==> flow/design.v <==
module mulary
  (
   input wire        clk,
   input wire        reset,
   input integer     req_command,
   input wire [31:0] req_in_1,
   input wire [31:0] req_in_2,
   output reg [63:0] resp_result
   );
   reg           y_signed, y_signed0, y_signed1;
   reg           x_, x0_, x1_;
   reg [15:0]    x0, x1, y1, y2;
   reg [23:0]    y0, y3;
   wire [2:0]    br00 = {x0[1:0],1'b0};
   wire [2:0]    br01 = x0[3:1];
   wire [2:0]    br02 = x0[5:3];
   wire [2:0]    br03 = x0[7:5];
   wire [2:0]    br04 = {x0[9:8],x0_};
   wire [2:0]    br05 = x0[11:9];
   wire [2:0]    br06 = x0[13:11];
   wire [2:0]    br07 = x0[15:13];
   wire [2:0]    br10 = {x1[1:0],x_};
   wire [2:0]    br11 = x1[3:1];
   wire [2:0]    br12 = x1[5:3];
   wire [2:0]    br13 = x1[7:5];
   wire [2:0]    br14 = {x1[9:8],x1_};
   wire [2:0]    br15 = x1[11:9];
   wire [2:0]    br16 = x1[13:11];
   wire [2:0]    br17 = x1[15:13];
   reg           ng00, ng01, ng02, ng03, ng04, ng05, ng06, ng07;
   reg           ng10, ng11, ng12, ng13, ng14, ng15, ng16, ng17;
   always @(*)begin
      y_signed = 1'b0;
      y_signed0 = 1'b0;
      y_signed1 = 1'b0;
      x_  = 1'b0;
      x0_ = 1'b0;
      x1_ = 1'b0;
      x0 = 16'h0;
      x1 = 16'h0;
      y0 = 24'h0;
      y1 = 16'h0;
      y2 = 16'h0;
      y3 = 24'h0;
      ng00 = (br00[2:1]==2'b10)|(br00[2:0]==3'b110);
      ng01 = (br01[2:1]==2'b10)|(br01[2:0]==3'b110);
      ng02 = (br02[2:1]==2'b10)|(br02[2:0]==3'b110);
      ng03 = (br03[2:1]==2'b10)|(br03[2:0]==3'b110);
      ng04 = (br04[2:1]==2'b10)|(br04[2:0]==3'b110);
      ng05 = (br05[2:1]==2'b10)|(br05[2:0]==3'b110);
      ng06 = (br06[2:1]==2'b10)|(br06[2:0]==3'b110);
      ng07 = (br07[2:1]==2'b10)|(br07[2:0]==3'b110);
      if((req_command==0)|(req_command==1))begin
         ng10 = 1'b0;
         ng11 = 1'b0;
         ng12 = 1'b0;
         ng13 = 1'b0;
      end else begin
         ng10 = (br10[2:1]==2'b10)|(br10[2:0]==3'b110);
         ng11 = (br11[2:1]==2'b10)|(br11[2:0]==3'b110);
         ng12 = (br12[2:1]==2'b10)|(br12[2:0]==3'b110);
         ng13 = (br13[2:1]==2'b10)|(br13[2:0]==3'b110);
      end
      ng14 = (br14[2:1]==2'b10)|(br14[2:0]==3'b110);
      ng15 = (br15[2:1]==2'b10)|(br15[2:0]==3'b110);
      ng16 = (br16[2:1]==2'b10)|(br16[2:0]==3'b110);
      ng17 = (br17[2:1]==2'b10)|(br17[2:0]==3'b110);
      case(req_command)
        0,
        1,
        2,
        6,
        8,
        10,
        12,
        13:begin
           y_signed = 1'b0;
           y_signed0 = 1'b0;
           y_signed1 = 1'b0;
        end
        3,
        4:begin
           y_signed = 1'b1;
           y_signed0 = 1'b0;
           y_signed1 = 1'b0;
        end
        7,
        9,
        11:begin
           y_signed = 1'b1;
           y_signed0 = 1'b1;
           y_signed1 = 1'b1;
        end
      endcase
      case(req_command)
        0,
        1:begin
           x_  = req_in_1[7];
           x0_ = req_in_1[7];
           x1_ = req_in_1[15];
           x0[15:0] = req_in_1[15:0];
           x1[15:0] = req_in_1[23:8];
           y0[23:0] = req_in_2[23:0];
           y1[15:0] = req_in_2[15:0];
           y2[15:0] = req_in_2[23:8];
           y3[23:0] = req_in_2[23:0];
        end
        2,
        3,
        4:begin
           x_       = 1'b0;
           x0_ = req_in_1[7];
           x1_ = req_in_1[7];
           x0[15:0] = req_in_1[15:0];
           x1[15:0] = req_in_1[15:0];
           y0[23:0] = {8'h0,req_in_2[15:0]};
           y1[15:0] = req_in_2[15:0];
           y2[15:0] = req_in_2[31:16];
           y3[23:0] = {req_in_2[31:16],8'h0};
        end
        6,
        7,
        8,
        9:begin
           x_       = 1'b0;
           x0_ = req_in_1[7];
           x1_ = req_in_1[23];
           x0[15:0] = req_in_1[15:0];
           x1[15:0] = req_in_1[31:16];
           y0[23:0] = {8'h0,req_in_2[15:0]};
           y1[15:0] = req_in_2[15:0];
           y2[15:0] = req_in_2[31:16];
           y3[23:0] = {req_in_2[31:16],8'h0};
        end
        10,
        11:begin
           x_       = 1'b0;
           x0_      = 1'b0;
           x1_      = 1'b0;
           x0[15:0] = req_in_1[15:0];
           x1[15:0] = req_in_1[31:16];
           y0[23:0] = {req_in_2[7:0],16'h0};
           y1[15:0] = {req_in_2[15:8],8'h0};
           y2[15:0] = {8'h0,req_in_2[23:16]};
           y3[23:0] = {16'h0,req_in_2[31:24]};
        end
        12,
        13:begin
           x_       = 1'b0;
           x0_      = 1'b0;
           x1_      = 1'b0;
           x0[15:0] = req_in_1[15:0];
           x1[15:0] = req_in_1[31:16];
           y0[23:0] = {16'h0,req_in_2[7:0]};
           y1[15:0] = {req_in_2[15:8],8'h0};
           y2[15:0] = {8'h0,req_in_2[23:16]};
           y3[23:0] = {req_in_2[31:24],16'h0};
        end
      endcase
   end
   always @(*) begin
     resp_result = 64'h0;  
     case(req_command)
       0,
       1:begin
          resp_result[63:0] = (64'hfffe0000_00000000
                               +(result0      )
                               +(result1 << 8 )
                               + (((x1[15])? req_in_2[23:0] : 0) <<24)  );
       end
       2:begin
          resp_result[63:0] = (64'hfffdfffe_00000000
                               +(result0      )
                               +(result1 << 8 )
                               + (((x0[15])? req_in_2[15:0]  : 0) <<16)
                               + (((x1[15])? req_in_2[31:16] : 0) <<32)  );
       end
       4:begin
          resp_result[63:0] = ((64'hfffcfffe_00000000|{~(req_in_1[15]&req_in_2[31]),48'h0000_00000000})
                               +(result0      )
                               +(result1 << 8 )
                               + (((x0[15])? req_in_2[15:0]  : 0) <<16)
                               + (((x1[15])? req_in_2[31:16] : 0) <<32)  );
       end
       3:begin
          resp_result[63:0] = (64'hfffdfffe_00000000
                               +(result0     )
                               +(result1 << 8)  );
       end
       6:begin
          resp_result[63:0] = (64'hfffffffc_00000000
                               +(result0      )
                               +(result1 >> 8 )
                               + (((x0[15])? req_in_2[15:0]  : 0) <<16)
                               + (((x1[15])? req_in_2[31:16] : 0) <<16)  );
       end
       7:begin
          resp_result[63:0] = (64'hfffffffc_00000000
                               +(result0      )
                               +(result1 >> 8 )   );
       end
       8:begin
          resp_result[63:0] = (64'hfffffffe_00000000
                               +(result0      )
                               +(result1 << 24)
                               + (((x0[15])? req_in_2[15:0]  : 0) <<16)
                               + (((x1[15])? req_in_2[31:16] : 0) <<48)  );
       end
       9:begin
          resp_result[63:0] = ((64'hfffffffe_00000000|{req_in_1[15]^req_in_2[15],32'h00000000})
                               +(result0     )
                               +(result1 <<24));
       end
       10:begin
          resp_result[63:0] = (64'hfffffff8_00000000
                               +(result0      )
                               +(result1 << 8 )
                               + (((x0[7] )? req_in_2[7:0]  : 0) << 24)
                               + (((x0[15])? req_in_2[15:8] : 0) << 24)
                               + (((x1[7] )? req_in_2[23:16]: 0) << 24)
                               + (((x1[15])? req_in_2[31:24]: 0) << 24)  );
       end
       11:begin
          resp_result[63:0] = (64'hfffffff8_00000000
                               +(result0      )
                               +(result1 << 8 )  );
       end
       12,
       13:begin
          resp_result[63:0] = (64'hfffffffe_00000000
                               +(result0      )
                               +(result1 << 24)
                               + (((x0[7] )? req_in_2[7:0]  : 0) << 8)
                               + (((x0[15])? req_in_2[15:8] : 0) << 24)
                               + (((x1[7] )? req_in_2[23:16]: 0) << 40)
                               + (((x1[15])? req_in_2[31:24]: 0) << 56)  );
       end
     endcase
   end
   wire [27:0]   by00, by01, by02, by03, by04, by05, by06, by07;
   wire [27:0]   by10, by11, by12, by13, by14, by15, by16, by17;
   booth0 booth00(.i(0), .y_signed(y_signed0), .br(br00), .y(y0), .by(by00), .com(req_command));
   booth0 booth01(.i(1), .y_signed(y_signed0), .br(br01), .y(y0), .by(by01), .com(req_command));
   booth0 booth02(.i(1), .y_signed(y_signed0), .br(br02), .y(y0), .by(by02), .com(req_command));
   booth0 booth03(.i(1), .y_signed(y_signed0), .br(br03), .y(y0), .by(by03), .com(req_command));
   booth1 booth04(.i(0), .y_signed(y_signed1), .br(br04), .y(y1), .by(by04), .com(req_command));
   booth1 booth05(.i(1), .y_signed(y_signed1), .br(br05), .y(y1), .by(by05), .com(req_command));
   booth1 booth06(.i(1), .y_signed(y_signed1), .br(br06), .y(y1), .by(by06), .com(req_command));
   booth1 booth07(.i(1), .y_signed(y_signed1), .br(br07), .y(y1), .by(by07), .com(req_command));
   booth2 booth10(.i(0), .y_signed(y_signed), .br(br10), .y(y2), .by(by10), .com(req_command));
   booth2 booth11(.i(1), .y_signed(y_signed), .br(br11), .y(y2), .by(by11), .com(req_command));
   booth2 booth12(.i(1), .y_signed(y_signed), .br(br12), .y(y2), .by(by12), .com(req_command));
   booth2 booth13(.i(1), .y_signed(y_signed), .br(br13), .y(y2), .by(by13), .com(req_command));
   booth3 booth14(.i(0), .y_signed(y_signed), .br(br14), .y(y3), .by(by14), .com(req_command));
   booth3 booth15(.i(1), .y_signed(y_signed), .br(br15), .y(y3), .by(by15), .com(req_command));
   booth3 booth16(.i(1), .y_signed(y_signed), .br(br16), .y(y3), .by(by16), .com(req_command));
   booth3 booth17(.i(1), .y_signed(y_signed), .br(br17), .y(y3), .by(by17), .com(req_command));
   wire [63:0]   result0 = ((({1'b0,by00}+ng00)) +
                            (({1'b0,by01}+ng01)<<2) +
                            (({1'b0,by02}+ng02)<<4) +
                            (({1'b0,by03}+ng03)<<6) +
                            (({1'b0,by04}+ng04)<<8) +
                            (({1'b0,by05}+ng05)<<10) +
                            (({1'b0,by06}+ng06)<<12) +
                            (({1'b0,by07}+ng07)<<14) );
   wire [63:0]   result1 = ((({1'b0,by10}+(ng10<<8))) +
                            (({1'b0,by11}+(ng11<<8))<<2) +
                            (({1'b0,by12}+(ng12<<8))<<4) +
                            (({1'b0,by13}+(ng13<<8))<<6) +
                            (({1'b0,by14}+ng14)<<8) +
                            (({1'b0,by15}+ng15)<<10) +
                            (({1'b0,by16}+ng16)<<12) +
                            (({1'b0,by17}+ng17)<<14) );
endmodule
module booth0
  (
   input             i,
   input             y_signed,
   input [2:0]       br,
   input [23:0]      y,
   input integer     com,
   output reg [27:0] by
   );
   wire              y_sign = (com==11) ? y[23] : y[15]&y_signed;
   wire              S = ((br==3'b000)|(br==3'b111)) ? 1'b0 : y_sign^br[2] ;
   always @(*) begin
      case(br)
        3'b000: by[15:0] =  {16{1'b0}};
        3'b001: by[15:0] =  {y[15:0]};
        3'b010: by[15:0] =  {y[15:0]};
        3'b011: by[15:0] =  {y[14:0],1'b0};
        3'b100: by[15:0] = ~{y[14:0],1'b0};
        3'b101: by[15:0] = ~{y[15:0]};
        3'b110: by[15:0] = ~{y[15:0]};
        3'b111: by[15:0] =  {16{1'b0}};
      endcase
      if((com==0)||(com==1)||(com==10)||(com==11))begin
         case(br)
           3'b000: by[24:16] =  {9{1'b0}};
           3'b001: by[24:16] =  {y[23]&y_signed,y[23:16]};
           3'b010: by[24:16] =  {y[23]&y_signed,y[23:16]};
           3'b011: by[24:16] =  {y[23:15]};
           3'b100: by[24:16] = ~{y[23:15]};
           3'b101: by[24:16] = ~{y[23]&y_signed,y[23:16]};
           3'b110: by[24:16] = ~{y[23]&y_signed,y[23:16]};
           3'b111: by[24:16] =  {9{1'b0}};
         endcase
         if(i) by[27:25] = {2'b01,~S};
         else  by[27:25] = {~S,S,S};
      end else begin
         case(br)
           3'b000: by[16] =  1'b0;
           3'b001: by[16] =  y[15]&y_signed;
           3'b010: by[16] =  y[15]&y_signed;
           3'b011: by[16] =  y[15];
           3'b100: by[16] = ~y[15];
           3'b101: by[16] = ~(y[15]&y_signed);
           3'b110: by[16] = ~(y[15]&y_signed);
           3'b111: by[16] =  1'b0;
         endcase
         if(i) by[27:17] = {8'h0,2'b01,~S};
         else  by[27:17] = {8'h0,~S,S,S};
      end
   end
endmodule
module booth1
  (
   input             i,
   input             y_signed,
   input [2:0]       br,
   input [15:0]      y,
   input integer     com,
   output reg [27:0] by
   );
   wire              S = ((br==3'b000)|(br==3'b111)) ? 1'b0 : (y[15]&y_signed)^br[2] ;
   always @(*) begin
      case(br)
        3'b000: by[15:0] =  {16{1'b0}};
        3'b001: by[15:0] =  {y[15:0]};
        3'b010: by[15:0] =  {y[15:0]};
        3'b011: by[15:0] =  {y[14:0],1'b0};
        3'b100: by[15:0] = ~{y[14:0],1'b0};
        3'b101: by[15:0] = ~{y[15:0]};
        3'b110: by[15:0] = ~{y[15:0]};
        3'b111: by[15:0] =  {16{1'b0}};
      endcase
      by[27:16] = 0;  
      case(com)
        0,
        1: begin
           case(br)
             3'b000: by[16] =  1'b0;
             3'b001: by[16] =  1'b0;
             3'b010: by[16] =  1'b0;
             3'b011: by[16] =  y[15];
             3'b100: by[16] = ~y[15];
             3'b101: by[16] =  1'b0;
             3'b110: by[16] =  1'b0;
             3'b111: by[16] =  1'b0;
           endcase
           by[27:17] = 0;
        end
        2,
        3,
        4,
        6,
        7,
        8,
        9,
        12,
        13: begin
           case(br)
             3'b000: by[16] =  1'b0;
             3'b001: by[16] =  y[15]&y_signed;
             3'b010: by[16] =  y[15]&y_signed;
             3'b011: by[16] =  y[15];
             3'b100: by[16] = ~y[15];
             3'b101: by[16] =~(y[15]&y_signed);
             3'b110: by[16] =~(y[15]&y_signed);
             3'b111: by[16] =  1'b0;
           endcase
           by[27:17] = {8'h0,2'b01,~S};
        end
        10,
        11: begin
           case(br)
             3'b000: by[16] =  1'b0;
             3'b001: by[16] =  y[15]&y_signed;
             3'b010: by[16] =  y[15]&y_signed;
             3'b011: by[16] =  y[15];
             3'b100: by[16] = ~y[15];
             3'b101: by[16] =~(y[15]&y_signed);
             3'b110: by[16] =~(y[15]&y_signed);
             3'b111: by[16] =  1'b0;
           endcase
           if(i) by[27:17] = {8'h0,2'b01,~S};
           else  by[27:17] = {8'h0,~S,S,S};
        end
      endcase
   end
endmodule
module booth2
  (
   input             i,
   input             y_signed,
   input [2:0]       br,
   input [15:0]      y,
   input integer     com,
   output reg [27:0] by
   );
   wire              y_sign = ((com==11) ? y[7] : y[15]) & y_signed;
   wire              S = ((br==3'b000)|(br==3'b111)) ? 1'b0 : y_sign^br[2] ;
   always @(*) begin
      if((com==10)||(com==11))begin
         if(i) by[19:17] = {2'b01,~S};
         else  by[19:17] = {~S,S,S};
         by[24:20] = 0;
      end else begin
         case(br)
           3'b000: by[24:17] =  {8{1'b0}};
           3'b001: by[24:17] =  {y[15]&y_signed,y[15:9]};
           3'b010: by[24:17] =  {y[15]&y_signed,y[15:9]};
           3'b011: by[24:17] =  {y[15:8]};
           3'b100: by[24:17] = ~{y[15:8]};
           3'b101: by[24:17] = ~{y[15]&y_signed,y[15:9]};
           3'b110: by[24:17] = ~{y[15]&y_signed,y[15:9]};
           3'b111: by[24:17] =  {8{1'b0}};
         endcase
      end
      if((com==0)|(com==1))begin
         case(br)
           3'b000: by[16] =  1'b0;
           3'b001: by[16] =  y[8];
           3'b010: by[16] =  y[8];
           3'b011: by[16] =  1'b0;
           3'b100: by[16] =  1'b0;
           3'b101: by[16] = ~y[8];
           3'b110: by[16] = ~y[8];
           3'b111: by[16] =  1'b0;
         endcase
         by[27:25] = {2'b01,~S};
         by[15:0] = ({16{1'b0}});
      end else if((com==10)|(com==11))begin
         case(br)
           3'b000: by[16:8] =  {9{1'b0}};
           3'b001: by[16:8] =  {y[7]&y_signed,y[7:0]};
           3'b010: by[16:8] =  {y[7]&y_signed,y[7:0]};
           3'b011: by[16:8] =  {y[7:0],1'b0};
           3'b100: by[16:8] = ~{y[7:0],1'b0};
           3'b101: by[16:8] = ~{y[7]&y_signed,y[7:0]};
           3'b110: by[16:8] = ~{y[7]&y_signed,y[7:0]};
           3'b111: by[16:8] =  {9{1'b0}};
         endcase
         by[27:25] = 0;
         by[7:0] = 0;
      end else begin
         case(br)
           3'b000: by[16:8] =  {9{1'b0}};
           3'b001: by[16:8] =   y[8:0];
           3'b010: by[16:8] =   y[8:0];
           3'b011: by[16:8] =  {y[7:0],1'b0};
           3'b100: by[16:8] = ~{y[7:0],1'b0};
           3'b101: by[16:8] =  ~y[8:0];
           3'b110: by[16:8] =  ~y[8:0];
           3'b111: by[16:8] =  {9{1'b0}};
         endcase
         if(i) by[27:25] = {2'b01,~S};
         else  by[27:25] = {~S,S,S};
         by[7:0] = 0;
      end
   end
endmodule
module booth3
  (
   input             i,
   input             y_signed,
   input [2:0]       br,
   input [23:0]      y,
   input integer     com,
   output reg [27:0] by
   );
   wire              y_sign = ((com==11) ? y[7] : y[23]) & y_signed;
   wire              S = ((br==3'b000)|(br==3'b111)) ? 1'b0 : y_sign^br[2] ;
   always @(*) begin
      case(br)
        3'b000: by[7:0] =  {8{1'b0}};
        3'b001: by[7:0] =  {y[7:0]};
        3'b010: by[7:0] =  {y[7:0]};
        3'b011: by[7:0] =  {y[6:0],1'b0};
        3'b100: by[7:0] = ~{y[6:0],1'b0};
        3'b101: by[7:0] = ~{y[7:0]};
        3'b110: by[7:0] = ~{y[7:0]};
        3'b111: by[7:0] =  {8{1'b0}};
      endcase
      if((com==10)||(com==11))begin
         case(br)
           3'b000: by[8] =  1'b0;
           3'b001: by[8] =  y[7]&y_signed;
           3'b010: by[8] =  y[7]&y_signed;
           3'b011: by[8] =  y[7];
           3'b100: by[8] = ~y[7];
           3'b101: by[8] =~(y[7]&y_signed);
           3'b110: by[8] =~(y[7]&y_signed);
           3'b111: by[8] =  1'b0;
         endcase
         if(i) by[11:9] = {2'b01,~S};
         else  by[11:9] = {~S,S,S};
         by[27:12] = 0;
      end else begin
         case(br)
           3'b000: by[24:8] =  {17{1'b0}};
           3'b001: by[24:8] =  {y[23]&y_signed,y[23:8]};
           3'b010: by[24:8] =  {y[23]&y_signed,y[23:8]};
           3'b011: by[24:8] =  {y[23:7]};
           3'b100: by[24:8] = ~{y[23:7]};
           3'b101: by[24:8] = ~{y[23]&y_signed,y[23:8]};
           3'b110: by[24:8] = ~{y[23]&y_signed,y[23:8]};
           3'b111: by[24:8] =  {17{1'b0}};
         endcase
         by[27:25] = {2'b01,~S};
      end
   end
endmodule
module cpa
  (
   input integer      req_command,
   input wire [63:0]  mul,
   input wire [4:0]   mulctl,
   input wire [31:0]  aln0,
   input wire [31:0]  aln1,
   input wire [31:0]  aln2,
   input wire [31:0]  aln3,
   output wire [31:0] add0,
   output wire [31:0] add1,
   output wire [31:0] add2,
   output wire [31:0] add3,
   output wire [81:0] addo
   );
   wire [81:0]        alnmul = (((mulctl[4]) ? {16'h0,mul[63:0]} : {mul[47:0],32'h0}) ^
                                {{34{mulctl[3]}},{16{mulctl[2]}},{16{mulctl[1]}},{16{mulctl[0]}}} );
   wire [2:0]         alnctl = (req_command==13) ? mulctl[2:0] : 3'b0;
   reg                cin0, cin1, cin2, cin3;
   wire [16:0]        sum01 = aln0[15: 0] + alnmul[63:48] + cin0;
   wire [16:0]        sum11 = aln1[15: 0] + alnmul[47:32] + cin1;
   wire [16:0]        sum21 = aln2[15: 0] + alnmul[31:16] + cin2;
   wire [16:0]        sum31 = aln3[15: 0] + alnmul[15: 0] + cin3;
   wire [17:0]        sum00 = aln0[31:16] + alnmul[81:64]   + sum01[16];
   wire [16:0]        sum10 = aln1[31:16] + {16{alnctl[2]}} + sum11[16];
   wire [16:0]        sum20 = aln2[31:16] + {16{alnctl[1]}} + sum21[16];
   wire [16:0]        sum30 = aln3[31:16] + {16{alnctl[0]}} + sum31[16];
   always @(*) begin
      if(req_command==13)begin
         cin0 = (mulctl[3]==1'b1);
         cin1 = (mulctl[2]==1'b1);
         cin2 = (mulctl[1]==1'b1);
         cin3 = (mulctl[0]==1'b1);
      end else begin
         cin0 = sum11[16];
         cin1 = sum21[16];
         cin2 = sum31[16];
         cin3 = (mulctl[0]==1'b1);
      end
   end
   assign add0 = {sum00[15:0], sum01[15:0]};
   assign add1 = {sum10[15:0], sum11[15:0]};
   assign add2 = {sum20[15:0], sum21[15:0]};
   assign add3 = {sum30[15:0], sum31[15:0]};
   assign addo = {sum00[17:0], sum01[15:0], sum11[15:0], sum21[15:0], sum31[15:0]};
endmodule
module fmad_check
  (
   input [31:0]      x,
   input [31:0]      y,
   input [31:0]      z,
   output reg [31:0] rslt,
   output reg [4:0]  flag
   );
   always @ (x or y or z) begin
      rslt = {32{1'bx}};
      flag = 5'h0;
      if((x[30:23]==8'hff)&(x[22:0]!=0))begin
         rslt    = x|32'h00400000;
         flag[4] = ~x[22]|((y[30:23]==8'hff)&~y[22]&(y[21:0]!=0))|((z[30:23]==8'hff)&~z[22]&(z[21:0]!=0));
      end else if((y[30:23]==8'hff)&(y[22:0]!=0))begin
         rslt    = y|32'h00400000;
         flag[4] = ~y[22]|((x[30:23]==8'hff)&~x[22]&(x[21:0]!=0))|((z[30:23]==8'hff)&~z[22]&(z[21:0]!=0));
      end else if(((x[30:23]==8'hff)&(y[30:0]==0))|((y[30:23]==8'hff)&(x[30:0]==0)))begin
         rslt    = 32'hffc00000;
         flag[4] = 1'b1;
      end else if((z[30:23]==8'hff)&(z[22:0]!=0))begin
         rslt    = z|32'h00400000;
         flag[4] = ~z[22]|((x[30:23]==8'hff)&~x[22]&(x[21:0]!=0))|((y[30:23]==8'hff)&~y[22]&(y[21:0]!=0));
      end else if(((x[30:23]==8'hff)|(y[30:23]==8'hff))&((z[30:23]==8'hff)))begin
         if((x[31]^y[31])==z[31])begin
            rslt    = z[31:0];
         end else begin
            rslt    = 32'hffc00000;
            flag[4] = 1'b1;
         end
      end else if(x[30:23]==8'hff)begin
         rslt = {x[31]^y[31],x[30:0]};
      end else if(y[30:23]==8'hff)begin
         rslt = {x[31]^y[31],y[30:0]};
      end else if(z[30:23]==8'hff)begin
         rslt = z[31:0];
      end else if((x[30:0]==0)|(y[30:0]==0))begin
         if(z[30:0]==0)
           rslt = {z[31]&(x[31]^y[31]),z[30:0]};
         else
           rslt = z;
      end else begin
         flag[0] = 1'b1;
      end
   end
endmodule
module fmad
  (
   input                    clk,
   input                    reset,
   input                    req,
   input integer            req_command,
   input [31:0]             x,
   input [31:0]             y,
   input [31:0]             z,
   input [31:0]             w,
   output reg signed [31:0] acc0, acc1, acc2, acc3,  
   output reg signed [ 9:0] exp0, exp1, exp2, exp3,  
   output reg [31:0]        rslt,                    
   output reg [4:0]         flag                     
   );
   reg               en0, en1;
   always @ (*) begin
      if(reset)begin
         en0 = 1'b0;
      end else begin
         en0 = req;
      end
   end
   always @ (posedge clk) begin
      if(reset)begin
         en1 <= 1'b0;
      end else begin
         en1 <= en0;
      end
   end
   wire[4:0]         flag0i;                    
   wire [31:0]       rslt0i;                    
   reg [4:0]         flag0, flag1;              
   reg [31:0]        rslt0, rslt1;              
   fmad_check fmad_check
     (
      .x(x),
      .y(y),
      .z(z),
      .rslt(rslt0i),
      .flag(flag0i)
   );
   always @ (posedge clk) begin
      if(en0) begin
         if(req_command==1)begin
            flag0 <= flag0i;
            rslt0 <= rslt0i;
         end else begin
            flag0 <= 0;
         end
      end
      if(en1)begin
         flag1 <= flag0;
         rslt1 <= rslt0;
      end
   end
   wire [23:0]       fracx = {(x[30:23]!=8'h00),x[22:0]};                    
   wire [23:0]       fracy = {(y[30:23]!=8'h00),y[22:0]};                    
   wire [31:0]       fracz = {(z[30:23]!=8'h00),z[22:0],8'h0};               
   wire [7:0]        expx =       (x[30:23]==8'h00) ? 8'h01 : x[30:23];      
   wire [7:0]        expy =       (y[30:23]==8'h00) ? 8'h01 : y[30:23];      
   wire signed [8:0] expz = {1'b0,(z[30:23]==8'h00) ? 8'h01 : z[30:23]};     
   wire signed [9:0] expm = expx+expy-127+1;                                 
   wire signed [9:0] expd = expm-expz;                                       
   wire [63:0]       muli;
   wire [31:0]       req_in_1 = ((req_command == 1) ? {8'h0,fracx[23:0]}
                                 :                    {1'b1,x[6:0],  1'b1,y[6:0],  1'b1,z[6:0],  1'b1,w[6:0]});
   wire [31:0]       req_in_2 = ((req_command == 1) ? {8'h0,fracy[23:0]}
                                 :                    {1'b1,x[22:16],1'b1,y[22:16],1'b1,z[22:16],1'b1,w[22:16]});
   mulary mulary
     (
      .clk(clk),
      .reset(reset),
      .req_command(req_command),
      .req_in_1(req_in_1),
      .req_in_2(req_in_2),
      .resp_result(muli)
   );
   reg [5:0]         sfti;
   always @ (*) begin
      if(expd>=55)begin
         sfti = 55;
      end else if(expd>=0)begin
         sfti = expd;
      end else if(expd>=-32)begin
         sfti = expd+32;
      end else begin
         sfti = 0;
      end
   end
   reg [5:0]         sft0, sft1, sft2, sft3;
   reg [8:0]         expa;                                                               
   reg               sgnz;                                                               
   wire signed [9:0] exp0p = {1'b0,x[30:23]} + {1'b0,x[14:7]};                           
   wire signed [9:0] exp1p = {1'b0,y[30:23]} + {1'b0,y[14:7]};                           
   wire signed [9:0] exp2p = {1'b0,z[30:23]} + {1'b0,z[14:7]};                           
   wire signed [9:0] exp3p = {1'b0,w[30:23]} + {1'b0,w[14:7]};                           
   reg signed [9:0]  exp0l, exp1l, exp2l, exp3l;                                         
   wire sftout0 = ((exp0l==0) | (aln0[48:30]!={19{1'b0}}) & (aln0[48:30]!={19{1'b1}}));  
   wire sftout1 = ((exp1l==0) | (aln1[48:30]!={19{1'b0}}) & (aln1[48:30]!={19{1'b1}}));  
   wire sftout2 = ((exp2l==0) | (aln2[48:30]!={19{1'b0}}) & (aln2[48:30]!={19{1'b1}}));  
   wire sftout3 = ((exp3l==0) | (aln3[48:30]!={19{1'b0}}) & (aln3[48:30]!={19{1'b1}}));  
   wire signed [9:0] exp0i = (!sftout0) ? exp0 : exp0l;                                  
   wire signed [9:0] exp1i = (!sftout1) ? exp1 : exp1l;                                  
   wire signed [9:0] exp2i = (!sftout2) ? exp2 : exp2l;                                  
   wire signed [9:0] exp3i = (!sftout3) ? exp3 : exp3l;                                  
   wire signed [9:0] exd0 = exp0p - exp0i + 16;                                          
   wire signed [9:0] exd1 = exp1p - exp1i + 16;                                          
   wire signed [9:0] exd2 = exp2p - exp2i + 16;                                          
   wire signed [9:0] exd3 = exp3p - exp3i + 16;                                          
   reg [63:0]        mul;
   reg [4:0]         mulctl;
   reg [48:0]        aln0, aln1, aln2, aln3;
   wire [31:0]       add0, add1, add2, add3;
   always @ (posedge clk) begin
      if(en0)begin
         if(req_command==13)begin
            if((x[30:23]==0)|(x[14:7]==0)|(exd0<0))  exp0l <= 0;
            else                                     exp0l <= exp0p;
            if((y[30:23]==0)|(y[14:7]==0)|(exd1<0))  exp1l <= 0;
            else                                     exp1l <= exp1p;
            if((z[30:23]==0)|(z[14:7]==0)|(exd2<0))  exp2l <= 0;
            else                                     exp2l <= exp2p;
            if((w[30:23]==0)|(w[14:7]==0)|(exd3<0))  exp3l <= 0;
            else                                     exp3l <= exp3p;
         end
         if(req_command==13)begin
            mul <= muli;
         end else begin
            mul <= {16'h0,muli[47:0]};
         end
         if(req_command==1)begin
            sgnz <= z[31];
            if(expd>=0)begin
               expa <= expm;
            end else if(expd>=-32)begin
               expa <= expm+32;
            end else begin
               expa <= expz;
            end
         end
         if(req_command==13)begin
            mulctl <= {1'b1,x[31]^x[15], y[31]^y[15], z[31]^z[15], w[31]^w[15]};
         end else begin
            if(expd>=0) mulctl <= {1'b0,{4{(x[31]^y[31]^z[31])}}};
            else        mulctl <= {1'b1,{4{(x[31]^y[31]^z[31])}}};
         end
         if(req_command==13)begin
            if(exd0[9:6]!=0) sft0 <= 63;
            else             sft0 <= exd0;
            if(exd1[9:6]!=0) sft1 <= 63;
            else             sft1 <= exd1;
            if(exd2[9:6]!=0) sft2 <= 63;
            else             sft2 <= exd2;
            if(exd3[9:6]!=0) sft3 <= 63;
            else             sft3 <= exd3;
         end else begin
            if(sfti>=48)begin
               acc0 <= 0;            acc1 <= fracz;            acc2 <= fracz;            acc3 <= fracz;
               sft0 <= 0;            sft1 <= sfti;             sft2 <= sfti-16;          sft3 <= sfti-32;
            end else if(sfti>=32)begin
               acc0 <= fracz;        acc1 <= fracz;            acc2 <= fracz;            acc3 <= {fracz,16'h0};
               sft0 <= sfti+16;      sft1 <= sfti;             sft2 <= sfti-16;          sft3 <= sfti-16;
            end else if(sfti>=16)begin
               acc0 <= fracz;        acc1 <= fracz;            acc2 <= {fracz,16'h0};    acc3 <= 0;
               sft0 <= sfti+16;      sft1 <= sfti;             sft2 <= sfti;             sft3 <= 0;
            end else begin
               acc0 <= fracz;        acc1 <= {fracz,16'h0};    acc2 <= 0;                acc3 <= 0;
               sft0 <= sfti+16;      sft1 <= sfti+16;          sft2 <= 0;                sft3 <= 0;
            end
         end
      end
      if(reset)begin
         exp0 <= 0;
         acc0 <= 0;
         exp1 <= 0;
         acc1 <= 0;
         exp2 <= 0;
         acc2 <= 0;
         exp3 <= 0;
         acc3 <= 0;
      end else if((req_command==13)&(en1))begin  
         if(!sftout0)begin
            exp0 <= exp0l;
            acc0 <= add0;
         end
         if(!sftout1)begin
            exp1 <= exp1l;
            acc1 <= add1;
         end
         if(!sftout2)begin
            exp2 <= exp2l;
            acc2 <= add2;
         end
         if(!sftout3)begin
            exp3 <= exp3l;
            acc3 <= add3;
         end
      end
   end
   always @ (*) begin
      if(req_command==1)begin  
         aln0 = {acc0,16'h0}>>sft0;
         aln1 = {acc1,16'h0}>>sft1;
         aln2 = {acc2,16'h0}>>sft2;
         aln3 = {acc3,16'h0}>>sft3;
      end else begin
         aln0 = $signed({acc0,16'h0})>>>sft0;
         aln1 = $signed({acc1,16'h0})>>>sft1;
         aln2 = $signed({acc2,16'h0})>>>sft2;
         aln3 = $signed({acc3,16'h0})>>>sft3;
      end
   end
   wire [81:0]       addi;
   cpa cpa
     (
      .req_command(req_command),   
      .mul(mul),
      .mulctl(mulctl),
      .aln0(aln0),      .aln1(aln1),      .aln2(aln2),      .aln3(aln3),
      .add0(add0),      .add1(add1),      .add2(add2),      .add3(add3),
      .addo(addi)
   );
   reg [81:0]        add;
   reg [8:0]         expr;
   reg               sgnr;
   always @ (posedge clk) begin
      if(en1 & flag0[0])begin
         add[81:0] <= addi;
         sgnr <= sgnz;
         expr <= expa;
      end
   end
   wire [64:0]   nrmi,nrm0,nrm1,nrm2,nrm3,nrm4,nrm5;
   wire [1:0]    ssn;
   wire [5:0]    nrmsft;                                 
   assign nrmsft[5] = (~(|nrmi[64:32])|(&nrmi[64:32]))& (expr[8:5]!=4'h0);
   assign nrmsft[4] = (~(|nrm5[64:48])|(&nrm5[64:48]))&((expr[8:4]&{3'h7,~nrmsft[5],  1'b1})!=5'h00);
   assign nrmsft[3] = (~(|nrm4[64:56])|(&nrm4[64:56]))&((expr[8:3]&{3'h7,~nrmsft[5:4],1'b1})!=6'h00);
   assign nrmsft[2] = (~(|nrm3[64:60])|(&nrm3[64:60]))&((expr[8:2]&{3'h7,~nrmsft[5:3],1'b1})!=7'h00);
   assign nrmsft[1] = (~(|nrm2[64:62])|(&nrm2[64:62]))&((expr[8:1]&{3'h7,~nrmsft[5:2],1'b1})!=8'h00);
   assign nrmsft[0] = (~(|nrm1[64:63])|(&nrm1[64:63]))&((expr[8:0]&{3'h7,~nrmsft[5:1],1'b1})!=9'h000);
   assign nrmi = {add[81:18],(|add[17:0])};
   assign nrm5 = (~nrmsft[5]) ? nrmi : {add[49:0], 15'h0};
   assign nrm4 = (~nrmsft[4]) ? nrm5 : {nrm5[48:0], 16'h0000};
   assign nrm3 = (~nrmsft[3]) ? nrm4 : {nrm4[56:0], 8'h00};
   assign nrm2 = (~nrmsft[2]) ? nrm3 : {nrm3[60:0], 4'h0};
   assign nrm1 = (~nrmsft[1]) ? nrm2 : {nrm2[62:0], 2'b00};
   assign nrm0 = (~nrmsft[0]) ? nrm1 : {nrm1[63:0], 1'b0};
   assign ssn = {nrm0[38],(|nrm0[37:0])};
   wire [2:0]    grsn = {nrm0[40:39],(|ssn)};
   wire          rnd = (~nrmi[64]) ? (grsn[1:0]==2'b11)|(grsn[2:1]==2'b11)
                                   : ((grsn[1:0]==2'b00)|                           
                                      ((grsn[1]^grsn[0])     &(grsn[0]))|           
                                      ((grsn[2]^(|grsn[1:0]))&(grsn[1]^grsn[0])));  
   wire [9:0]    expn = expr-nrmsft+{1'b0,(nrm0[64]^nrm0[63])};  
   wire [30:0]   rsltr = (~nrm0[64]) ? {expn,nrm0[62:40]}+rnd : {expn,~nrm0[62:40]}+rnd;
   always @ (*) begin
      rslt[31] = sgnr^add[81];
      flag = 0;
      if(flag1[0] == 1'b0)begin
         rslt = rslt1;
         flag = flag1;
      end else if(nrmi==0)begin
         rslt[31:0] = 32'h00000000;
      end else if(expn[9])begin
         rslt[30:0] = 31'h00000000;
         flag[0] = 1'b1;
         flag[1] = 1'b1;
      end else if((expn[8:0]>=9'h0ff)&(~expn[9]))begin
         rslt[30:0] = 31'h7f800000;
         flag[0] = 1'b1;
         flag[2] = 1'b1;
      end else if(~nrm0[64])begin
         rslt[30:0] = rsltr[30:0];
         flag[0] = |grsn[1:0] | (rsltr[30:23]==8'hff);
         flag[1] = ((rsltr[30:23]==8'h00)|((expn[7:0]==8'h00)&~ssn[1]))&(|grsn[1:0]);
         flag[2] = (rsltr[30:23]==8'hff);
      end else begin
         rslt[30:0] = rsltr[30:0];
         flag[0] = |grsn[1:0] | (rsltr[30:23]==8'hff);
         flag[1] = ((rsltr[30:23]==8'h00)|((expn[7:0]==8'h00)&((~ssn[1]&~ssn[0])|(ssn[1]&ssn[0])) ))&(|grsn[1:0]);
         flag[2] = (rsltr[30:23]==8'hff);
      end
   end
endmodule
module fmad_fp32
  (
   input         clk,
   input         reset,
   input         req,
   input [31:0]  x,
   input [31:0]  y,
   input [31:0]  z,
   output [31:0] rslt,
   output [4:0]  flag
   );
   wire signed [31:0] acc0, acc1, acc2, acc3;
   wire signed [9:0]  exp0, exp1, exp2, exp3;
   fmad fmad
     (
      .clk(clk),
      .reset(reset),
      .req(req),
      .req_command(1),
      .x(x),
      .y(y),
      .z(z),
      .w(32'h0),
      .acc0(acc0), .acc1(acc1), .acc2(acc2), .acc3(acc3),
      .exp0(exp0), .exp1(exp1), .exp2(exp2), .exp3(exp3),
      .rslt(rslt),
      .flag(flag)
   );
endmodule
======== Tool chain data of fmad_fp32 ========
Each step is given for the RTL above and for the edited RTL.
"original" refers to lines of the RTL above, "edited" to lines of the edited file.
"difference" is "edited" less "original", of the values as shown.
Operators carry their Yosys type and port widths (W data, S select, Z words).
Cell names lack the library's common part.
A cell with - has no value.
set-up
  top module .............................. fmad_fp32
  clock ................................... clk
  standard-cell library ................... sky130hd
  corner .................................. tt_025C_1v80

======== Edit of the RTL ========
The edit as a unified diff against the file above.
The edited RTL no longer does the same as the RTL above: the edit was made by script, with no optimisation intended.
begin of diff
@@ -637,11 +637,5 @@
       end
    end
-   always @ (posedge clk) begin
-      if(reset)begin
-         en1 <= 1'b0;
-      end else begin
-         en1 <= en0;
-      end
-   end
+   always @(*) en1 = en0;
    wire[4:0]         flag0i;                    
    wire [31:0]       rslt0i;                    
end of diff

======== Elaborated design ========
Yosys after proc, flatten, opt, wreduce and memory -nomap, before mapping. Memory bits, and registers merged into a memory's read port (data or address), are not among the register bits. Print and check cells are not counted. Equal cells are merged and count once.
Yosys's memory passes give these memory sizes; they may raise the number of words (mostly to a power of two), join words into wider ones and drop unused or constant bits.
word-level totals
  what                     original  edited  difference
  bits in registers        376       375     -1
  output and inout bits    37        37      0
  input port bits          99        99      0
  cells after elaboration  537       536     -1
  memories kept            1         1       0
  ROM bits                 48        48      0
operators by class
  what                              original  edited  difference
  equality and inequality tests     98        98      0
  $lt $le $gt $ge                   7         7       0
  muxes and demuxes                 114       114     0
  reductions and logical operators  96        96      0
  shift operators                   4         4       0
  bitwise operators                 143       143     0
  add/sub/neg operators             52        52      0
memories
  what                                          original    edited
  shape (words x width / read and write ports)  16x3 r1 w0  16x3 r1 w0
Operator kinds equal on both sides are left out: 121.

======== Depth ========
Longest topological path by Yosys (ltp), each cell counted once; first at word level (registers and memories cut), then after technology mapping (sequential cells cut; the memories' decode and read muxes count).
logic depth
  what                     original  edited  difference
  depth after elaboration  46        46      0
  ABC_AREA                 0         0       -
  depth in mapped cells    98        97      -1

======== After synthesis ========
Source: synth_stat.txt of the flow (Yosys; design flattened, memories mapped). It holds for the ABC_AREA given above (unset counts as 0); a run with the other value may have another netlist.
cell types
  cell type  original  edited  difference
  nor2_1     525       628     +103
  xor2_1     290       366     +76
  o21ai_0    349       416     +67
  a22oi_1    99        162     +63
  nand2_1    690       751     +61
  xnor2_1    486       438     -48
  o22ai_1    123       82      -41
  o221ai_1   62        22      -40
  a21oi_1    434       473     +39
  nor3_1     92        127     +35
  o2bb2ai_1  0         31      +31
  buf_1      96        118     +22
  inv_1      330       310     -20
  mux4_2     62        45      -17
  or3_1      37        52      +15
  nand3_1    195       181     -14
  nand2b_1   163       149     -14
  a222oi_1   0         12      +12
Cell types equal on both sides are left out: 18.
The list need not be complete.
synthesis totals
  what                             original  edited   difference
  cell count                       6528      6903     +375
  area of sequential cells (um2)   9238.9    9218.8   -20.1
  buffer cells                     525       551      +26
  cell area after synthesis (um2)  52287.6   53872.9  +1585.3
  mapped flip-flops                340       339      -1
By module: a second synthesis without flattening, with its own total; a netlist apart from the flattened one above.
unflattened totals
  what                                           original  edited    difference
  cells (unflattened synthesis)                  14455     14492     +37
  area total of the unflattened synthesis (um2)  109087.1  109964.2  +877.1
Each row is one instance without its submodules.
by module, original
  module      area (um2)  cells  sequential area (um2)  instances
  mulary      46024.1     6056   0.0                    1
  fmad        38884.8     4814   12462.0                1
  cpa         7947.6      1079   0.0                    1
  booth3      1023.5      159    0.0                    4
  booth2      1011.0      148    0.0                    4
  booth0      880.8       135    0.0                    4
  booth1      718.2       108    0.0                    4
  fmad_check  1689.1      304    0.0                    1
  fmad_fp32   7.5         2      0.0                    1
by module, edited
  module      area (um2)  cells  sequential area (um2)  instances
  mulary      47302.9     6279   0.0                    1
  fmad        38483.2     4628   12441.9                1
  cpa         7947.6      1079   0.0                    1
  booth3      1023.5      159    0.0                    4
  booth2      1011.0      148    0.0                    4
  booth0      880.8       135    0.0                    4
  booth1      718.2       108    0.0                    4
  fmad_check  1689.1      304    0.0                    1
  fmad_fp32   7.5         2      0.0                    1

======== Worst setup path after synthesis ========
Source: OpenSTA report_checks on the synthesized netlist (no wires, ideal clock, input and output delay 20% of the period each), path of least setup slack; recovery checks are left aside. Register names are those of the netlist, which keeps one name where synthesis merged equal registers.
timing post-synthesis
  what                               original               edited                 difference
  kind                               reg2out                reg2out                -
  start point                        register fmad.expr[8]  register fmad.add[60]  -
  end point                          output port flag[1]    output port flag[2]    -
  launch time at the first pin (ps)  0                      0                      0
  output delay (ps)                  3500                   3500                   0
  path buffers                       14                     23                     +9
  stages                             65                     75                     +10
  arrival (ps)                       13032                  16238                  +3206
  path delay (ps)                    13032                  16238                  +3206
  clock period (ps)                  17500                  17500                  0
  slack (ps)                         968                    -2238                  -3206
  synthesis period reached (ps)      16532                  19738                  +3206
"path delay" = arrival - input delay + setup time.
At an output port there is no setup time.
"stages": output pins that drive a net of the path, with the launching flip-flop's if there is one; two outputs of one cell count as two.
"synthesis period reached" is the clock period less the worst setup slack; recovery checks do not enter. This is arithmetic on one report: input and output delays are still those of the set period (20% each).
The rows between start and end are the longest chain of elaborated cells between them; the timing report does not say that the signal goes this way. Where chains are equally long, one stands for them.
Each line given opens the expression or statement behind the cell; cells for indexed reads and writes are added by Yosys, which also makes memories of some case tables.
between the ends, post-synthesis, original
  path through ............................ edfxtp_1 inv_1 ha_1 nor3b_1 a21oi_4 buf_4 inv_2 clkbuf_1 clkbuf_1 ha_1 nor4b_1 nor2_1 nand4_1 mux2_4 nand2_8 clkinv_4 buf_6 clkbuf_1 (+29 left out) mux2i_4 nor2_4 inv_2 buf_1 ha_1 inv_1 ha_1 a21o_1 a21oi_1 o21bai_1 a21oi_1 inv_1 a21oi_1 o21bai_1 xnor2_1 o21ai_0 or4b_2 o31ai_1
  length of the longest elaborated chain .. 44
  elaborated cells on any way between the ends .. 90
  those cells by class .................... add/sub: 4; compare: 1; eq/ne: 2; mux: 13; logic: 48; reduce/logical: 22
RTL lines, path post-synthesis, original
  what                line  text
  start, declared     840   reg [8:0]         expr;
  start, assigned     846   expr <= expa;
  $reduce_bool A4 Y1  852   assign nrmsft[5] = (~(|nrmi[64:32])|(&nrmi[64:32]))& (expr[8:5]!=4'h0);
  $and A1 B1 Y1       852
  $mux W65            859   assign nrm5 = (~nrmsft[5]) ? nrmi : {add[49:0], 15'h0};
  $reduce_or A17 Y1   853   assign nrmsft[4] = (~(|nrm5[64:48])|(&nrm5[64:48]))&((expr[8:4]&{3'h7,~nrmsft[5],  1'b1})!=5'h00);
  $not A1 Y1          853
  $or A1 B1 Y1        853
  $and A1 B1 Y1       853
  (+30 left out)      -
  $or A1 B1 Y1        892   flag[1] = ((rsltr[30:23]==8'h00)|((expn[7:0]==8'h00)&~ssn[1]))&(|grsn[1:0]);
  $and A1 B1 Y1       892
  $mux W1             889   end else if(~nrm0[64])begin
  $mux W1             885   end else if((expn[8:0]>=9'h0ff)&(~expn[9]))begin
  $mux W1             881   end else if(expn[9])begin
  $mux W3             879   end else if(nrmi==0)begin
  $mux W3             876   if(flag1[0] == 1'b0)begin
  end, declared       911   output [4:0]  flag
between the ends, post-synthesis, edited
  path through ............................ edfxtp_1 or4_4 nor4_4 nand4b_2 a21oi_2 inv_2 buf_6 clkbuf_1 clkbuf_1 clkbuf_1 clkbuf_1 clkbuf_1 buf_1 ha_1 nor4b_2 nor3_1 o2bb2ai_1 a211oi_1 (+39 left out) clkbuf_1 ha_1 inv_1 ha_1 inv_1 fa_1 inv_1 a21oi_1 o21bai_1 xor2_1 nand2_1 inv_1 nand3b_1 or2_2 nor4_2 xnor2_1 nand4_1 o41ai_1
  length of the longest elaborated chain .. 43
  elaborated cells on any way between the ends .. 80
  those cells by class .................... add/sub: 4; compare: 1; eq/ne: 3; mux: 12; logic: 39; reduce/logical: 21
RTL lines, path post-synthesis, edited
  what               line  text
  start, declared    833   reg [81:0]        add;
  start, assigned    838   add[81:0] <= addi;
  $reduce_or A33 Y1  846   assign nrmsft[5] = (~(|nrmi[64:32])|(&nrmi[64:32]))& (expr[8:5]!=4'h0);
  $not A1 Y1         846
  $or A1 B1 Y1       846
  $and A1 B1 Y1      846
  $mux W65           853   assign nrm5 = (~nrmsft[5]) ? nrmi : {add[49:0], 15'h0};
  $reduce_or A17 Y1  847   assign nrmsft[4] = (~(|nrm5[64:48])|(&nrm5[64:48]))&((expr[8:4]&{3'h7,~nrmsft[5],  1'b1})!=5'h00);
  $not A1 Y1         847
  (+29 left out)     -
  $add A31 B1 Y31    866   wire [30:0]   rsltr = (~nrm0[64]) ? {expn,nrm0[62:40]}+rnd : {expn,~nrm0[62:40]}+rnd;
  $mux W31           866
  $eq A8 B8 Y1       892   flag[2] = (rsltr[30:23]==8'hff);
  $mux W1            879   end else if((expn[8:0]>=9'h0ff)&(~expn[9]))begin
  $mux W1            875   end else if(expn[9])begin
  $mux W3            873   end else if(nrmi==0)begin
  $mux W3            870   if(flag1[0] == 1'b0)begin
  end, declared      905   output [4:0]  flag

======== Worst path after layout ========
Path of least setup slack in the final report of each run of pair A (OpenROAD, finished layout, wires in). Where an end is a register, its clock arrival counts in the times.
The report prints the path's times to 10 ps; the period is as set.
timing post-layout
  what                               original               edited                 difference
  kind                               reg2reg                reg2out                -
  start point                        register fmad.sft3[0]  register fmad.add[60]  -
  end point                          register fmad.add[80]  output port flag[1]    -
  setup time (ps)                    270                    -                      -
  path buffers                       1                      3                      +2
  arrival (ps)                       16830                  13290                  -3540
  slack (ps)                         920                    710                    -210
  output delay (ps)                  -                      3500                   -
  launch time at the first pin (ps)  540                    560                    +20
  clock period (ps)                  17500                  17500                  0
  stages                             94                     56                     -38
The rows between start and end are the longest chain of elaborated cells between them; the timing report does not say that the signal goes this way. Where chains are equally long, one stands for them.
A register here has more assigning lines than the two given.
between the ends, post-layout, original
  path through ............................ edfxtp_1 buf_12 mux4_2 mux4_2 a32oi_2 nor2_1 a21oi_2 fa_2 nor2b_1 o21ai_1 nand2_1 a21o_1 a21o_1 a21o_1 a21o_1 a21o_1 a21o_1 a21o_1 (+58 left out) inv_1 fa_2 inv_1 a21oi_1 o21bai_1 a21o_1 a21o_1 a21oi_2 o21bai_1 a21oi_1 o21bai_1 a21oi_1 o21bai_1 a21oi_2 o21bai_2 a21o_1 a21oi_1 xnor2_1
  length of the longest elaborated chain .. 7
  elaborated cells on any way between the ends .. 7
  source lines of those cells ............. 6
  those cells by class .................... add/sub: 6; shift: 1
RTL lines, path post-layout, original
  what              line  text
  start, declared   706   reg [5:0]         sft0, sft1, sft2, sft3;
  start, assigned   771   else             sft3 <= exd3;
  start, assigned   778   sft0 <= sfti+16;      sft1 <= sfti;             sft2 <= sfti-16;          sft3 <= sfti-16;
  $shr A48 B6 Y16   821   aln3 = {acc3,16'h0}>>sft3;
  $add A16 B16 Y17  546   wire [16:0]        sum31 = aln3[15: 0] + alnmul[15: 0] + cin3;
  $add A17 B1 Y17   546
  $add A17 B1 Y17   545   wire [16:0]        sum21 = aln2[15: 0] + alnmul[31:16] + cin2;
  $add A17 B1 Y17   544   wire [16:0]        sum11 = aln1[15: 0] + alnmul[47:32] + cin1;
  $add A17 B1 Y17   543   wire [16:0]        sum01 = aln0[15: 0] + alnmul[63:48] + cin0;
  $add A18 B1 Y18   547   wire [17:0]        sum00 = aln0[31:16] + alnmul[81:64]   + sum01[16];
  end, assigned     844   add[81:0] <= addi;
  end, declared     839   reg [81:0]        add;
between the ends, post-layout, edited
  path through ............................ edfxtp_1 or4_4 nor4_4 nand4b_2 a21oi_2 inv_2 ha_2 nor4b_4 nor3_1 o2bb2ai_4 a211oi_4 a21oi_4 inv_2 ha_1 nand3b_1 nor2_2 nor2_4 clkinv_2 (+20 left out) mux2i_2 ha_1 nand2b_1 a31oi_1 ha_1 ha_1 nor2b_1 a21bo_2 a211oi_1 a311o_1 a21boi_4 nand4_1 nor4_4 a21oi_1 nor2_1 o2111ai_1 a221oi_2 clkdlybuf4s50_1
  length of the longest elaborated chain .. 46
  elaborated cells on any way between the ends .. 94
  those cells by class .................... add/sub: 4; compare: 1; eq/ne: 2; mux: 13; logic: 50; reduce/logical: 24
RTL lines, path post-layout, edited
  what               line  text
  start, declared    833   reg [81:0]        add;
  start, assigned    838   add[81:0] <= addi;
  $reduce_or A33 Y1  846   assign nrmsft[5] = (~(|nrmi[64:32])|(&nrmi[64:32]))& (expr[8:5]!=4'h0);
  $not A1 Y1         846
  $or A1 B1 Y1       846
  $and A1 B1 Y1      846
  $mux W65           853   assign nrm5 = (~nrmsft[5]) ? nrmi : {add[49:0], 15'h0};
  $reduce_or A17 Y1  847   assign nrmsft[4] = (~(|nrm5[64:48])|(&nrm5[64:48]))&((expr[8:4]&{3'h7,~nrmsft[5],  1'b1})!=5'h00);
  $not A1 Y1         847
  (+32 left out)     -
  $or A1 B1 Y1       886   flag[1] = ((rsltr[30:23]==8'h00)|((expn[7:0]==8'h00)&~ssn[1]))&(|grsn[1:0]);
  $and A1 B1 Y1      886
  $mux W1            883   end else if(~nrm0[64])begin
  $mux W1            879   end else if((expn[8:0]>=9'h0ff)&(~expn[9]))begin
  $mux W1            875   end else if(expn[9])begin
  $mux W3            873   end else if(nrmi==0)begin
  $mux W3            870   if(flag1[0] == 1'b0)begin
  end, declared      905   output [4:0]  flag

======== Flow runs ========
Runs of the flow (Yosys, OpenROAD) on both versions; the two runs of a pair have the same settings. The constraints put input and output delay at 20% of the set period each and load the outputs with 0.01 pF.
flow settings, pair A
  CORE_UTILIZATION ........................ 40
  period_ns ............................... 17.5
  CAP_MARGIN .............................. 20
  CORE_MARGIN ............................. 2
  SLEW_MARGIN ............................. 20
final reports, pair A
  what                                    original  edited    difference
  worst hold slack (ps)                   417       414       -3
  die size (um2)                          133627.0  137634.0  +4007.0
  summed negative setup slack (ps)        0         0         0
  standard-cell area after routing (um2)  56305.3   58117.0   +1811.7
  worst setup slack after layout (ps)     923       712       -211
  total power after layout (W)            0.013822  0.014136  +0.000314
  achieved clock period (ps)              16577     16788     +211
  area of the synthesized netlist (um2)   52287.6   53872.9   +1585.3
flow settings, pair B
  ABC_AREA ................................ 1
  CAP_MARGIN .............................. 0
  CORE_ASPECT_RATIO ....................... 0.63
  CORE_MARGIN ............................. 9
  CORE_UTILIZATION ........................ 59
  CTS_CLUSTER_DIAMETER .................... 261
  MAX_ROUTING_LAYER ....................... met4
  PLACE_DENSITY_LB_ADDON .................. 0.19
  SLEW_MARGIN ............................. 30
  period_ns ............................... 15.1
final reports, pair B
  what                                    original  edited   difference
  worst hold slack (ps)                   420       420      0
  die size (um2)                          99129.1   99503.3  +374.2
  summed negative setup slack (ps)        0         0        0
  standard-cell area after routing (um2)  55341.8   56549.2  +1207.4
  worst setup slack after layout (ps)     892       641      -251
  achieved clock period (ps)              14208     14459    +251
  area of the synthesized netlist (um2)   51831.0   52038.7  +207.7
"achieved clock period": clock period set for the run, less the worst setup slack. It is reckoned from that one timing run; input and output delays stay at 20% of the period that was set.
"total power after layout" is the tool's figure for a default switching activity; nothing was simulated.
